==> flow/design.v <==
`timescale 1ns / 1ps
module chacha20_quarter#(parameter N = 32)(
    input wire [N-1:0] a,
    input wire [N-1:0] b,
    input wire [N-1:0] c,
    input wire [N-1:0] d,
    output wire [N-1:0] a_out,
    output wire [N-1:0] b_out,
    output wire [N-1:0] c_out,
    output wire [N-1:0] d_out
);
function [N-1:0] rotate_left;
    input [N-1:0] value;
    input integer amount;
    begin
        rotate_left = (value << amount) | (value >> (32 - amount));
    end
endfunction
wire [N-1:0] a1, b1, c1, d1;
wire [N-1:0] a2, b2, c2, d2;
assign a1 = a + b;
assign d1 = rotate_left(d ^ a1, 16);
assign c1 = c + d1;
assign b1 = rotate_left(b ^ c1, 12);
assign a2 = a1 + b1;
assign d2 = rotate_left(d1 ^ a2, 8);
assign c2 = c1 + d2;
assign b2 = rotate_left(b1 ^ c2, 7);
assign a_out = a2;
assign b_out = b2;
assign c_out = c2;
assign d_out = d2;
endmodule
`timescale 1ns / 1ps
module multiple_rounds#(parameter N = 32, parameter M= 20)(
  input clk, input rst,
  input wire [N-1:0] a,
  input wire [N-1:0] b,
  input wire [N-1:0] c,
  input wire [N-1:0] d,
  output wire [N-1:0] a_out,
  output wire [N-1:0] b_out,
  output wire [N-1:0] c_out,
  output wire [N-1:0] d_out,
  output reg ready);
  reg [N-1:0] a_hold_0;
  reg [N-1:0] b_hold_0;
  reg [N-1:0] c_hold_0;
  reg [N-1:0] d_hold_0;
  wire [N-1:0] a_next_0;
  wire [N-1:0] b_next_0;
  wire [N-1:0] c_next_0;
  wire [N-1:0] d_next_0;
  reg [N-1:0] a_hold_1;
  reg [N-1:0] b_hold_1;
  reg [N-1:0] c_hold_1;
  reg [N-1:0] d_hold_1;
  wire [N-1:0] a_next_1;
  wire [N-1:0] b_next_1;
  wire [N-1:0] c_next_1;
  wire [N-1:0] d_next_1;
  reg [N-1:0] a_hold_2;
  reg [N-1:0] b_hold_2;
  reg [N-1:0] c_hold_2;
  reg [N-1:0] d_hold_2;
  wire [N-1:0] a_next_2;
  wire [N-1:0] b_next_2;
  wire [N-1:0] c_next_2;
  wire [N-1:0] d_next_2;
  reg [N-1:0] a_hold_3;
  reg [N-1:0] b_hold_3;
  reg [N-1:0] c_hold_3;
  reg [N-1:0] d_hold_3;
  wire [N-1:0] a_next_3;
  wire [N-1:0] b_next_3;
  wire [N-1:0] c_next_3;
  wire [N-1:0] d_next_3;
  reg [N-1:0] a_hold_4;
  reg [N-1:0] b_hold_4;
  reg [N-1:0] c_hold_4;
  reg [N-1:0] d_hold_4;
  wire [N-1:0] a_next_4;
  wire [N-1:0] b_next_4;
  wire [N-1:0] c_next_4;
  wire [N-1:0] d_next_4;
  reg [N-1:0] a_hold_5;
  reg [N-1:0] b_hold_5;
  reg [N-1:0] c_hold_5;
  reg [N-1:0] d_hold_5;
  wire [N-1:0] a_next_5;
  wire [N-1:0] b_next_5;
  wire [N-1:0] c_next_5;
  wire [N-1:0] d_next_5;
  reg [N-1:0] a_hold_6;
  reg [N-1:0] b_hold_6;
  reg [N-1:0] c_hold_6;
  reg [N-1:0] d_hold_6;
  wire [N-1:0] a_next_6;
  wire [N-1:0] b_next_6;
  wire [N-1:0] c_next_6;
  wire [N-1:0] d_next_6;
  reg [N-1:0] a_hold_7;
  reg [N-1:0] b_hold_7;
  reg [N-1:0] c_hold_7;
  reg [N-1:0] d_hold_7;
  wire [N-1:0] a_next_7;
  wire [N-1:0] b_next_7;
  wire [N-1:0] c_next_7;
  wire [N-1:0] d_next_7;
  reg [N-1:0] a_hold_8;
  reg [N-1:0] b_hold_8;
  reg [N-1:0] c_hold_8;
  reg [N-1:0] d_hold_8;
  wire [N-1:0] a_next_8;
  wire [N-1:0] b_next_8;
  wire [N-1:0] c_next_8;
  wire [N-1:0] d_next_8;
  reg [N-1:0] a_hold_9;
  reg [N-1:0] b_hold_9;
  reg [N-1:0] c_hold_9;
  reg [N-1:0] d_hold_9;
  wire [N-1:0] a_next_9;
  wire [N-1:0] b_next_9;
  wire [N-1:0] c_next_9;
  wire [N-1:0] d_next_9;
  reg [N-1:0] a_hold_10;
  reg [N-1:0] b_hold_10;
  reg [N-1:0] c_hold_10;
  reg [N-1:0] d_hold_10;
  reg [4:0] count;
  reg [4:0] count_next;
  chacha20_quarter rounds_dut0(.a(a_hold_0),.b(b_hold_0),
                              .c(c_hold_0),.d(d_hold_0),
                              .a_out(a_next_0),.b_out(b_next_0),
                              .c_out(c_next_0),.d_out(d_next_0));
  chacha20_quarter rounds_dut1(.a(a_hold_1),.b(b_hold_1),
                              .c(c_hold_1),.d(d_hold_1),
                              .a_out(a_next_1),.b_out(b_next_1),
                              .c_out(c_next_1),.d_out(d_next_1));
  chacha20_quarter rounds_dut2(.a(a_hold_2),.b(b_hold_2),
                              .c(c_hold_2),.d(d_hold_2),
                              .a_out(a_next_2),.b_out(b_next_2),
                              .c_out(c_next_2),.d_out(d_next_2));
  chacha20_quarter rounds_dut3(.a(a_hold_3),.b(b_hold_3),
                              .c(c_hold_3),.d(d_hold_3),
                              .a_out(a_next_3),.b_out(b_next_3),
                              .c_out(c_next_3),.d_out(d_next_3));
  chacha20_quarter rounds_dut4(.a(a_hold_4),.b(b_hold_4),
                              .c(c_hold_4),.d(d_hold_4),
                              .a_out(a_next_4),.b_out(b_next_4),
                              .c_out(c_next_4),.d_out(d_next_4));
  chacha20_quarter rounds_dut5(.a(a_hold_5),.b(b_hold_5),
                              .c(c_hold_5),.d(d_hold_5),
                              .a_out(a_next_5),.b_out(b_next_5),
                              .c_out(c_next_5),.d_out(d_next_5)); 
  chacha20_quarter rounds_dut6(.a(a_hold_6),.b(b_hold_6),
                              .c(c_hold_6),.d(d_hold_6),
                              .a_out(a_next_6),.b_out(b_next_6),
                              .c_out(c_next_6),.d_out(d_next_6));   
  chacha20_quarter rounds_dut7(.a(a_hold_7),.b(b_hold_7),
                              .c(c_hold_7),.d(d_hold_7),
                              .a_out(a_next_7),.b_out(b_next_7),
                              .c_out(c_next_7),.d_out(d_next_7)); 
  chacha20_quarter rounds_dut8(.a(a_hold_8),.b(b_hold_8),
                              .c(c_hold_8),.d(d_hold_8),
                              .a_out(a_next_8),.b_out(b_next_8),
                              .c_out(c_next_8),.d_out(d_next_8));
  chacha20_quarter rounds_dut9(.a(a_hold_9),.b(b_hold_9),
                              .c(c_hold_9),.d(d_hold_9),
                              .a_out(a_next_9),.b_out(b_next_9),
                              .c_out(c_next_9),.d_out(d_next_9));                                                     
  always@(posedge clk or negedge rst)begin
    if(~rst)begin
      a_hold_0 <= 'b0;
      b_hold_0 <= 'b0;
      c_hold_0 <= 'b0;
      d_hold_0 <= 'b0;
    end
    else begin
      a_hold_0 <= a;
      b_hold_0 <= b;
      c_hold_0 <= c;
      d_hold_0 <= d;
    end
  end
  always@(posedge clk or negedge rst)begin
    if(~rst)begin
      a_hold_1 <= 'b0;
      b_hold_1 <= 'b0;
      c_hold_1 <= 'b0;
      d_hold_1 <= 'b0;
    end
    else begin
      a_hold_1 <= a_next_0;
      b_hold_1 <= b_next_0;
      c_hold_1 <= c_next_0;
      d_hold_1 <= d_next_0;
    end
  end
  always@(posedge clk or negedge rst)begin
    if(~rst)begin
      a_hold_2 <= 'b0;
      b_hold_2 <= 'b0;
      c_hold_2 <= 'b0;
      d_hold_2 <= 'b0;
    end
    else begin
      a_hold_2 <= a_next_1;
      b_hold_2 <= b_next_1;
      c_hold_2 <= c_next_1;
      d_hold_2 <= d_next_1;
    end
  end
  always@(posedge clk or negedge rst)begin
    if(~rst)begin
      a_hold_3 <= 'b0;
      b_hold_3 <= 'b0;
      c_hold_3 <= 'b0;
      d_hold_3 <= 'b0;
    end
    else begin
      a_hold_3 <= a_next_2;
      b_hold_3 <= b_next_2;
      c_hold_3 <= c_next_2;
      d_hold_3 <= d_next_2;
    end
  end
  always@(posedge clk or negedge rst)begin
    if(~rst)begin
      a_hold_4 <= 'b0;
      b_hold_4 <= 'b0;
      c_hold_4 <= 'b0;
      d_hold_4 <= 'b0;
    end
    else begin
      a_hold_4 <= a_next_3;
      b_hold_4 <= b_next_3;
      c_hold_4 <= c_next_3;
      d_hold_4 <= d_next_3;
    end
  end
  always@(posedge clk or negedge rst)begin
    if(~rst)begin
      a_hold_5 <= 'b0;
      b_hold_5 <= 'b0;
      c_hold_5 <= 'b0;
      d_hold_5 <= 'b0;
    end
    else begin
      a_hold_5 <= a_next_4;
      b_hold_5 <= b_next_4;
      c_hold_5 <= c_next_4;
      d_hold_5 <= d_next_4;
    end
  end 
  always@(posedge clk or negedge rst)begin
    if(~rst)begin
      a_hold_6 <= 'b0;
      b_hold_6 <= 'b0;
      c_hold_6 <= 'b0;
      d_hold_6 <= 'b0;
    end
    else begin
      a_hold_6 <= a_next_5;
      b_hold_6 <= b_next_5;
      c_hold_6 <= c_next_5;
      d_hold_6 <= d_next_5;
    end
  end 
  always@(posedge clk or negedge rst)begin
    if(~rst)begin
      a_hold_7 <= 'b0;
      b_hold_7 <= 'b0;
      c_hold_7 <= 'b0;
      d_hold_7 <= 'b0;
    end
    else begin
      a_hold_7 <= a_next_6;
      b_hold_7 <= b_next_6;
      c_hold_7 <= c_next_6;
      d_hold_7 <= d_next_6;
    end
  end 
  always@(posedge clk or negedge rst)begin
    if(~rst)begin
      a_hold_8 <= 'b0;
      b_hold_8 <= 'b0;
      c_hold_8 <= 'b0;
      d_hold_8 <= 'b0;
    end
    else begin
      a_hold_8 <= a_next_7;
      b_hold_8 <= b_next_7;
      c_hold_8 <= c_next_7;
      d_hold_8 <= d_next_7;
    end
  end
  always@(posedge clk or negedge rst)begin
    if(~rst)begin
      a_hold_9 <= 'b0;
      b_hold_9 <= 'b0;
      c_hold_9 <= 'b0;
      d_hold_9 <= 'b0;
    end
    else begin
      a_hold_9 <= a_next_8;
      b_hold_9 <= b_next_8;
      c_hold_9 <= c_next_8;
      d_hold_9 <= d_next_8;
    end
  end
  always@(posedge clk or negedge rst)begin
    if(~rst)begin
      a_hold_10 <= 'b0;
      b_hold_10 <= 'b0;
      c_hold_10 <= 'b0;
      d_hold_10 <= 'b0;
      ready <= 'b0;
    end
    else begin
      a_hold_10 <= a_next_9;
      b_hold_10 <= b_next_9;
      c_hold_10 <= c_next_9;
      d_hold_10 <= d_next_9;
      ready <= 1'b1;
    end
  end
  assign a_out = a_hold_10;
  assign b_out = b_hold_10;
  assign c_out = c_hold_10;
  assign d_out = d_hold_10;
endmodule
# Tool chain data of multiple_rounds
# Each step is given for the RTL above and for the edited RTL.
# "before" refers to lines of the RTL above, "after" to lines of the edited file.
# "change" is "after" less "before", of the values as shown; "change_rel_pct" is that difference over "before", in percent.
# Library cell names are shortened.
# A cell with n/a has no value.
[setup] design="multiple_rounds" clock_port="clk" library="sky130hd" lib_corner="tt_025C_1v80"

# Diff
# Unified diff, file above to edited file.
# A script made this edit. It changes what the design does and was not meant as an optimisation.
# begin of diff
@@ -33,5 +33,5 @@
 endmodule
 `timescale 1ns / 1ps
-module multiple_rounds#(parameter N = 32, parameter M= 20)(
+module multiple_rounds#(parameter N = 24, parameter M= 20)(
   input clk, input rst,
   input wire [N-1:0] a,
# end of diff

# Word-level counts
# Yosys after proc, flatten, opt, wreduce and memory -nomap, before mapping. Enables and synchronous resets that opt folds into registers are not counted as muxes. Memory bits, and registers merged into a memory's read port (data or address), are not among the register bits. Print and check cells are not counted. Equal cells are merged and count once.
[word_totals] item="register_bits" before=1409 after=1057 change=-352 change_rel_pct=-24.98
[word_totals] item="clocked_rd_ports_x_width" before=0 after=0 change=0
[word_totals] item="out_inout_bits" before=129 after=97 change=-32 change_rel_pct=-24.81
[word_totals] item="mem_bits_rw" before=0 after=0 change=0
[word_totals] item="input_bits" before=130 after=98 change=-32 change_rel_pct=-24.62
[word_totals] item="mem_bits_ro" before=0 after=0 change=0
[word_totals] item="latchBits" before=0 after=0 change=0
[word_totals] item="wordCells" before=165 after=165 change=0 change_rel_pct=0.00
[word_totals] item="memories" before=0 after=0 change=0
[classes] item="n_logic" before=80 after=80 change=0 change_rel_pct=0.00
[classes] item="n_cmp" before=0 after=0 change=0
[classes] item="add_sub_neg" before=40 after=40 change=0 change_rel_pct=0.00
[classes] item="n_shift" before=0 after=0 change=0
[classes] item="n_eq" before=0 after=0 change=0
[classes] item="multipliers" before=0 after=0 change=0
[classes] item="n_mux" before=0 after=0 change=0
[classes] item="reduce_and_logical" before=0 after=0 change=0
[classes] item="div" before=0 after=0 change=0
[ops] operator="32-bit adder" before=40 after=20 change=-20 change_rel_pct=-50.00
[ops] operator="32-bit bitwise XOR" before=40 after=20 change=-20 change_rel_pct=-50.00
[ops] operator="24-bit by 32-bit bitwise XOR with 32-bit output" before=0 after=20 change=20
[ops] operator="32-bit by 7-bit OR with 32-bit output" before=10 after=0 change=-10 change_rel_pct=-100.00
[ops] operator="24-bit by 24-bit adder with 25-bit output" before=0 after=10 change=10
[ops] operator="24-bit by 32-bit adder with 32-bit output" before=0 after=10 change=10
[ops] operator="24-bit by 7-bit OR with 24-bit output" before=0 after=10 change=10
[ops] operator="32-bit by 12-bit OR with 32-bit output" before=10 after=10 change=0 change_rel_pct=0.00
[ops] operator="32-bit by 16-bit OR with 32-bit output" before=10 after=10 change=0 change_rel_pct=0.00
[ops] operator="32-bit by 8-bit OR with 32-bit output" before=10 after=10 change=0 change_rel_pct=0.00

# Logic depth
# Depth = most cells in a row (Yosys ltp): at word level without a register or memory, in the mapped netlist without a sequential cell, where the memories' decode and read muxes count.
[logic_depth] item="ltp_word" before=12 after=12 change=0 change_rel_pct=0.00
[logic_depth] item="abc_area" before="0" after="0"
[logic_depth] item="mapped_depth" before=52 after=50 change=-2 change_rel_pct=-3.85
[logic_depth] item="ltp_nobuf" before=52 after=50 change=-2 change_rel_pct=-3.85

# Synthesis result
# Yosys stat after the flow's synthesis: flattened, memories mapped to cells. It holds for the ABC_AREA given above (unset counts as 0); a run with the other value may have another netlist.
[synth_totals] item="seqArea_um2" before=35258.8 after=24698.7 change=-10560.1 change_rel_pct=-29.95
[synth_totals] item="mapped_area_um2" before=105329.8 after=80043.0 change=-25286.8 change_rel_pct=-24.01
[synth_totals] item="stdcells" before=10643 after=8243 change=-2400 change_rel_pct=-22.55
[synth_totals] item="ff_cells" before=1409 after=987 change=-422 change_rel_pct=-29.95
[types] cell="xor2_1" before=1504 after=1056 change=-448 change_rel_pct=-29.79
[types] cell="dfrtp_1" before=1409 after=987 change=-422 change_rel_pct=-29.95
[types] cell="ha_1" before=1266 after=977 change=-289 change_rel_pct=-22.83
[types] cell="a21oi_1" before=966 after=702 change=-264 change_rel_pct=-27.33
[types] cell="a21o_1" before=601 after=379 change=-222 change_rel_pct=-36.94
[types] cell="nand2_1" before=478 after=344 change=-134 change_rel_pct=-28.03
[types] cell="o21ai_0" before=481 after=352 change=-129 change_rel_pct=-26.82
[types] cell="nor2_1" before=567 after=480 change=-87 change_rel_pct=-15.34
[types] cell="inv_1" before=352 after=279 change=-73 change_rel_pct=-20.74
[types] cell="o21bai_1" before=157 after=111 change=-46 change_rel_pct=-29.30
[types] cell="a211oi_1" before=118 after=76 change=-42 change_rel_pct=-35.59
[types] cell="xnor2_1" before=878 after=917 change=39 change_rel_pct=4.44
[types] cell="o211ai_1" before=64 after=31 change=-33 change_rel_pct=-51.56
[types] cell="nand2b_1" before=131 after=101 change=-30 change_rel_pct=-22.90
[types] cell="o21ai_1" before=34 after=4 change=-30 change_rel_pct=-88.24
[types] cell="clkbuf_1" before=37 after=8 change=-29 change_rel_pct=-78.38
[types] cell="a31oi_1" before=92 after=64 change=-28 change_rel_pct=-30.43
[types] cell="o21a_1" before=152 after=128 change=-24 change_rel_pct=-15.79
# Not every row of either side is listed.
# The figures by module come from a second, unflattened synthesis with its own total; it is not the netlist above.
[hier_totals] item="cells_unflattened" before=11620 after=11269 change=-351 change_rel_pct=-3.02
[hier_totals] item="area_unflattened_um2" before=113012.1 after=104207.4 change=-8804.7 change_rel_pct=-7.79
# Rows give one instance, submodules left out.
[modules_before] mod="chacha20_quarter" n_inst=10 cells=1021 seq_area_um2=0.0 mod_area_um2=7775.0
[modules_before] mod="multiple_rounds" n_inst=1 cells=1410 seq_area_um2=35258.8 mod_area_um2=35262.6
[modules_after] mod="chacha20_quarter" n_inst=10 cells=1021 seq_area_um2=0.0 mod_area_um2=7775.0
[modules_after] mod="multiple_rounds" n_inst=1 cells=1059 seq_area_um2=26450.4 mod_area_um2=26457.9

# Path before layout
# Source: OpenSTA report_checks on the synthesized netlist (no wires, ideal clock, input and output delay 20% of the period each), path of least setup slack; recovery checks are left aside. Register names are those of the netlist, which keeps one name where synthesis merged equal registers.
[synth_timing] item="path_kind" before="reg-to-reg" after="reg-to-reg"
[synth_timing] item="startpoint" before="register b_hold_6[0]" after="register b_hold_7[0]"
[synth_timing] item="endpoint" before="register b_hold_7[5]" after="register b_hold_8[6]"
[synth_timing] item="arrival_ns" before=10.305 after=10.413 change=0.108 change_rel_pct=1.05
[synth_timing] item="n_path_buf" before=0 after=0 change=0
[synth_timing] item="stages" before=46 after=48 change=2 change_rel_pct=4.35
[synth_timing] item="t_required_ns" before=17.921 after=17.920 change=-0.001 change_rel_pct=-0.01
[synth_timing] item="delay_ns" before=10.384 after=10.493 change=0.109 change_rel_pct=1.05
[synth_timing] item="clock_period_ns" before=18.0 after=18.0 change=0.0 change_rel_pct=0.00
[synth_timing] item="setup_slack_ns" before=7.616 after=7.507 change=-0.109
[synth_timing] item="launch_ns" before=0.000 after=0.000 change=0.000
[synth_timing] item="setup_ns" before=0.079 after=0.080 change=0.001
[synth_timing] item="period_less_setup_slack_ns" before=10.384 after=10.493 change=0.109 change_rel_pct=1.05
# "delay_ns" is the arrival time less input delay plus setup time.
# "stages": output pins that drive a net of the path, with the launching flip-flop's if there is one; two outputs of one cell count as two.
# "period_less_setup_slack_ns" = period - worst setup slack (recovery checks aside). The figure is calculated, with input and output delays left at 20% of the set period.
# The rows between start and end are the longest chain of elaborated cells between them; the timing report does not say that the signal goes this way. Where chains are equally long, one stands for them.
# A line is the first line of the expression or statement that the cell stems from. Yosys adds cells for indexed reads and writes and turns some case tables into memories.
[synth_via_before] cell_sequence="dfrtp_1 ha_1 fa_1 a211oi_1 nor2_1 a211oi_1 a211oi_1 o21a_1 nor2_1 o21ai_0 a21oi_1 xnor2_1 xor2_1 ha_1 nor2b_1 a311o_1 o311a_1 a221oi_2 (+10 left out) a221o_1 nor3_2 o31ai_1 a221o_1 a21oi_2 xor3_1 ha_1 a21o_1 a21oi_1 a21boi_0 a31oi_1 a21oi_1 a221oi_1 o21ai_0 a21o_1 nor4b_1 a211o_1 xor2_1" elab_chain_cells=12 cone_cells=12 lines_between=9 classes_between="add/sub (4); logic (8)"
[synth_lines_before] item="start: declaration" line_no=95 source="reg [N-1:0] b_hold_6;"
[synth_lines_before] item="start: assignment" line_no=259 source="b_hold_6 <= 'b0;"
[synth_lines_before] item="start: assignment" line_no=265 source="b_hold_6 <= b_next_5;"
[synth_lines_before] item="32-bit adder" line_no=21 source="assign a1 = a + b;"
[synth_lines_before] item="32-bit bitwise XOR" line_no=22 source="assign d1 = rotate_left(d ^ a1, 16);"
[synth_lines_before] item="32-bit by 16-bit OR with 32-bit output" line_no=16 source="rotate_left = (value << amount) | (value >> (32 - amount));"
[synth_lines_before] item="32-bit adder" line_no=23 source="assign c1 = c + d1;"
[synth_lines_before] item="32-bit bitwise XOR" line_no=24 source="assign b1 = rotate_left(b ^ c1, 12);"
[synth_lines_before] item="32-bit by 12-bit OR with 32-bit output" line_no=16
[synth_lines_before] item="32-bit adder" line_no=25 source="assign a2 = a1 + b1;"
[synth_lines_before] item="32-bit bitwise XOR" line_no=26 source="assign d2 = rotate_left(d1 ^ a2, 8);"
[synth_lines_before] item="32-bit by 8-bit OR with 32-bit output" line_no=16
[synth_lines_before] item="32-bit adder" line_no=27 source="assign c2 = c1 + d2;"
[synth_lines_before] item="32-bit bitwise XOR" line_no=28 source="assign b2 = rotate_left(b1 ^ c2, 7);"
[synth_lines_before] item="32-bit by 7-bit OR with 32-bit output" line_no=16
[synth_lines_before] item="end: assignment" line_no=273 source="b_hold_7 <= 'b0;"
[synth_lines_before] item="end: assignment" line_no=279 source="b_hold_7 <= b_next_6;"
[synth_lines_before] item="end: declaration" line_no=103 source="reg [N-1:0] b_hold_7;"
# Some nets on the timed path still bear RTL names; the line given drives or declares the net.
[synth_named_nets_before] signal="d_next_6[7]" line_no=16
[synth_named_nets_before] signal="c_next_6[30]" line_no=27
[synth_via_after] cell_sequence="dfrtp_1 ha_1 fa_1 a211oi_1 nor2_1 o2111ai_1 a31oi_1 o22a_1 a21boi_0 o21ai_0 a21o_1 a21oi_1 xnor2_1 xor2_1 ha_1 and4_1 a211oi_2 nor3b_1 (+12 left out) o41ai_1 o311ai_0 a21oi_1 o21ai_0 nor3b_1 xnor2_1 ha_1 and3_1 a221o_1 and2_1 a311oi_2 o31ai_1 o41ai_2 o41ai_1 a221o_1 a21oi_1 xnor2_1 xnor2_1" elab_chain_cells=12 cone_cells=12 lines_between=9 classes_between="add/sub (4); logic (8)"
[synth_lines_after] item="start: declaration" line_no=103 source="reg [N-1:0] b_hold_7;"
[synth_lines_after] item="start: assignment" line_no=273 source="b_hold_7 <= 'b0;"
[synth_lines_after] item="start: assignment" line_no=279 source="b_hold_7 <= b_next_6;"
[synth_lines_after] item="24-bit by 24-bit adder with 25-bit output" line_no=21 source="assign a1 = a + b;"
[synth_lines_after] item="24-bit by 32-bit bitwise XOR with 32-bit output" line_no=22 source="assign d1 = rotate_left(d ^ a1, 16);"
[synth_lines_after] item="32-bit by 16-bit OR with 32-bit output" line_no=16 source="rotate_left = (value << amount) | (value >> (32 - amount));"
[synth_lines_after] item="24-bit by 32-bit adder with 32-bit output" line_no=23 source="assign c1 = c + d1;"
[synth_lines_after] item="24-bit by 32-bit bitwise XOR with 32-bit output" line_no=24 source="assign b1 = rotate_left(b ^ c1, 12);"
[synth_lines_after] item="32-bit by 12-bit OR with 32-bit output" line_no=16
[synth_lines_after] item="32-bit adder" line_no=25 source="assign a2 = a1 + b1;"
[synth_lines_after] item="32-bit bitwise XOR" line_no=26 source="assign d2 = rotate_left(d1 ^ a2, 8);"
[synth_lines_after] item="32-bit by 8-bit OR with 32-bit output" line_no=16
[synth_lines_after] item="32-bit adder" line_no=27 source="assign c2 = c1 + d2;"
[synth_lines_after] item="32-bit bitwise XOR" line_no=28 source="assign b2 = rotate_left(b1 ^ c2, 7);"
[synth_lines_after] item="24-bit by 7-bit OR with 24-bit output" line_no=16
[synth_lines_after] item="end: assignment" line_no=287 source="b_hold_8 <= 'b0;"
[synth_lines_after] item="end: assignment" line_no=293 source="b_hold_8 <= b_next_7;"
[synth_lines_after] item="end: declaration" line_no=111 source="reg [N-1:0] b_hold_8;"
[synth_named_nets_after] signal="d_next_7[7]" line_no=16

# Path in the finished layout
# From the final timing report of the runs of pair 1: the path of least setup slack in the routed layout; clock arrival at registers is part of the times.
[layout_timing] item="path_kind" before="reg-to-reg" after="reg-to-reg"
[layout_timing] item="startpoint" before="register b_hold_9[0]" after="register b_hold_6[0]"
[layout_timing] item="endpoint" before="register b_hold_10[6]" after="register b_hold_7[5]"
[layout_timing] item="n_path_buf" before=0 after=0 change=0
[layout_timing] item="arrival_ns" before=16.09 after=14.71 change=-1.38 change_rel_pct=-8.58
[layout_timing] item="launch_ns" before=0.85 after=0.75 change=-0.10 change_rel_pct=-11.76
[layout_timing] item="stages" before=49 after=44 change=-5 change_rel_pct=-10.20
[layout_timing] item="t_required_ns" before=18.72 after=18.69 change=-0.03 change_rel_pct=-0.16
[layout_timing] item="clock_period_ns" before=18.0 after=18.0 change=0.0 change_rel_pct=0.00
[layout_timing] item="setup_ns" before=0.13 after=0.09 change=-0.04
[layout_timing] item="setup_slack_ns" before=2.63 after=3.98 change=1.35
# The rows between start and end are the longest chain of elaborated cells between them; the timing report does not say that the signal goes this way. Where chains are equally long, one stands for them.
[layout_via_before] cell_sequence="dfrtp_1 ha_1 inv_1 fa_1 nor2b_1 o21a_1 o21ai_1 a211oi_1 o31ai_1 nand2b_1 a21oi_1 xnor2_1 xor2_1 ha_1 inv_1 fa_1 nor2b_1 o21ai_0 (+13 left out) a21o_1 a2bb2oi_1 a2111oi_0 o21bai_1 xnor2_1 xnor2_1 xnor2_1 ha_1 a21o_1 a21o_1 a21oi_1 a2bb2oi_1 a31oi_1 a221oi_1 o21ai_0 a211o_1 xnor3_1 xnor2_1" elab_chain_cells=12 cone_cells=12 lines_between=9 classes_between="add/sub (4); logic (8)"
[layout_lines_before] item="start: declaration" line_no=119 source="reg [N-1:0] b_hold_9;"
[layout_lines_before] item="start: assignment" line_no=301 source="b_hold_9 <= 'b0;"
[layout_lines_before] item="start: assignment" line_no=307 source="b_hold_9 <= b_next_8;"
[layout_lines_before] item="32-bit adder" line_no=21 source="assign a1 = a + b;"
[layout_lines_before] item="32-bit bitwise XOR" line_no=22 source="assign d1 = rotate_left(d ^ a1, 16);"
[layout_lines_before] item="32-bit by 16-bit OR with 32-bit output" line_no=16 source="rotate_left = (value << amount) | (value >> (32 - amount));"
[layout_lines_before] item="32-bit adder" line_no=23 source="assign c1 = c + d1;"
[layout_lines_before] item="32-bit bitwise XOR" line_no=24 source="assign b1 = rotate_left(b ^ c1, 12);"
[layout_lines_before] item="32-bit by 12-bit OR with 32-bit output" line_no=16
[layout_lines_before] item="32-bit adder" line_no=25 source="assign a2 = a1 + b1;"
[layout_lines_before] item="32-bit bitwise XOR" line_no=26 source="assign d2 = rotate_left(d1 ^ a2, 8);"
[layout_lines_before] item="32-bit by 8-bit OR with 32-bit output" line_no=16
[layout_lines_before] item="32-bit adder" line_no=27 source="assign c2 = c1 + d2;"
[layout_lines_before] item="32-bit bitwise XOR" line_no=28 source="assign b2 = rotate_left(b1 ^ c2, 7);"
[layout_lines_before] item="32-bit by 7-bit OR with 32-bit output" line_no=16
[layout_lines_before] item="end: assignment" line_no=315 source="b_hold_10 <= 'b0;"
[layout_lines_before] item="end: assignment" line_no=322 source="b_hold_10 <= b_next_9;"
[layout_lines_before] item="end: declaration" line_no=127 source="reg [N-1:0] b_hold_10;"
# Some nets on the timed path still bear RTL names; the line given drives or declares the net.
[layout_named_nets_before] signal="a_next_9[31]" line_no=25
[layout_named_nets_before] signal="d_next_9[7]" line_no=16
[layout_named_nets_before] signal="c_next_9[31]" line_no=27
[layout_via_after] cell_sequence="dfrtp_1 ha_1 fa_1 a21o_1 a221oi_1 o21ai_0 a21oi_1 o31ai_1 o211a_1 a21o_1 a21o_1 xor2_1 xor2_1 ha_1 and3_1 o21ai_0 a311oi_1 o21ai_0 (+8 left out) o41ai_1 o21ai_0 a311oi_1 o21ai_0 a21oi_1 xnor2_1 fa_1 a21o_1 a21oi_1 o21bai_1 a2111oi_0 or4_1 o21ai_0 a221oi_1 a31oi_1 o21ai_0 o21ai_0 xnor2_1" elab_chain_cells=12 cone_cells=12 lines_between=9 classes_between="add/sub (4); logic (8)"
[layout_lines_after] item="start: declaration" line_no=95 source="reg [N-1:0] b_hold_6;"
[layout_lines_after] item="start: assignment" line_no=259 source="b_hold_6 <= 'b0;"
[layout_lines_after] item="start: assignment" line_no=265 source="b_hold_6 <= b_next_5;"
[layout_lines_after] item="24-bit by 24-bit adder with 25-bit output" line_no=21 source="assign a1 = a + b;"
[layout_lines_after] item="24-bit by 32-bit bitwise XOR with 32-bit output" line_no=22 source="assign d1 = rotate_left(d ^ a1, 16);"
[layout_lines_after] item="32-bit by 16-bit OR with 32-bit output" line_no=16 source="rotate_left = (value << amount) | (value >> (32 - amount));"
[layout_lines_after] item="24-bit by 32-bit adder with 32-bit output" line_no=23 source="assign c1 = c + d1;"
[layout_lines_after] item="24-bit by 32-bit bitwise XOR with 32-bit output" line_no=24 source="assign b1 = rotate_left(b ^ c1, 12);"
[layout_lines_after] item="32-bit by 12-bit OR with 32-bit output" line_no=16
[layout_lines_after] item="32-bit adder" line_no=25 source="assign a2 = a1 + b1;"
[layout_lines_after] item="32-bit bitwise XOR" line_no=26 source="assign d2 = rotate_left(d1 ^ a2, 8);"
[layout_lines_after] item="32-bit by 8-bit OR with 32-bit output" line_no=16
[layout_lines_after] item="32-bit adder" line_no=27 source="assign c2 = c1 + d2;"
[layout_lines_after] item="32-bit bitwise XOR" line_no=28 source="assign b2 = rotate_left(b1 ^ c2, 7);"
[layout_lines_after] item="24-bit by 7-bit OR with 24-bit output" line_no=16
[layout_lines_after] item="end: assignment" line_no=273 source="b_hold_7 <= 'b0;"
[layout_lines_after] item="end: assignment" line_no=279 source="b_hold_7 <= b_next_6;"
[layout_lines_after] item="end: declaration" line_no=103 source="reg [N-1:0] b_hold_7;"
[layout_named_nets_after] signal="d_next_6[1]" line_no=16

# Layout results
# Both versions went through the flow (Yosys, OpenROAD) with the same settings in each pair. Constraints: input delay and output delay 20% of the set period each, output load 0.01 pF.
[settings_pair_1] CORE_UTILIZATION=45 PLACE_DENSITY=0.6 period_ns=18.0 CAP_MARGIN=20 CORE_MARGIN=2 SLEW_MARGIN=20
[measured_pair_1] item="synth_chip_area_um2" before=105329.8 after=80043.0 change=-25286.8 change_rel_pct=-24.01
[measured_pair_1] item="total_negative_slack_ns" before=0.000 after=0.000 change=0.000
[measured_pair_1] item="final_cell_area_um2" before=117922.0 after=88826.4 change=-29095.6 change_rel_pct=-24.67
[measured_pair_1] item="design.die.area_um2" before=237954.0 after=181263.0 change=-56691.0 change_rel_pct=-23.82
[measured_pair_1] item="timing.hold.ws_ns" before=0.691 after=0.679 change=-0.012
[measured_pair_1] item="timing.achieved_period_ns" before=15.374 after=14.023 change=-1.351 change_rel_pct=-8.79
[measured_pair_1] item="final_setup_ws_ns" before=2.626 after=3.977 change=1.351
[settings_pair_2] CELL_PAD_IN_SITES_DETAIL_PLACEMENT=0 CELL_PAD_IN_SITES_GLOBAL_PLACEMENT=3 CORE_MARGIN=4 CORE_UTILIZATION=26 GPL_ROUTABILITY_DRIVEN=1 PLACE_DENSITY_LB_ADDON=0.14 SETUP_SLACK_MARGIN=2.53 SLEW_MARGIN=10 period_ns=9.76 CAP_MARGIN=20
[measured_pair_2] item="synth_chip_area_um2" before=105329.8 after=80043.0 change=-25286.8 change_rel_pct=-24.01
[measured_pair_2] item="total_negative_slack_ns" before=-335.218 after=-45.092 change=290.126
[measured_pair_2] item="final_cell_area_um2" before=180763.0 after=129836.0 change=-50927.0 change_rel_pct=-28.17
[measured_pair_2] item="design.die.area_um2" before=415361.0 after=316800.0 change=-98561.0 change_rel_pct=-23.73
[measured_pair_2] item="timing.hold.ws_ns" before=0.759 after=0.749 change=-0.010
[measured_pair_2] item="timing.achieved_period_ns" before=11.210 after=10.636 change=-0.574 change_rel_pct=-5.12
[measured_pair_2] item="final_setup_ws_ns" before=-1.450 after=-0.876 change=0.574
# By "timing.achieved_period_ns" is meant the clock period of the run minus its worst setup slack. This is arithmetic on one report: input and output delays are still those of the set period (20% each).
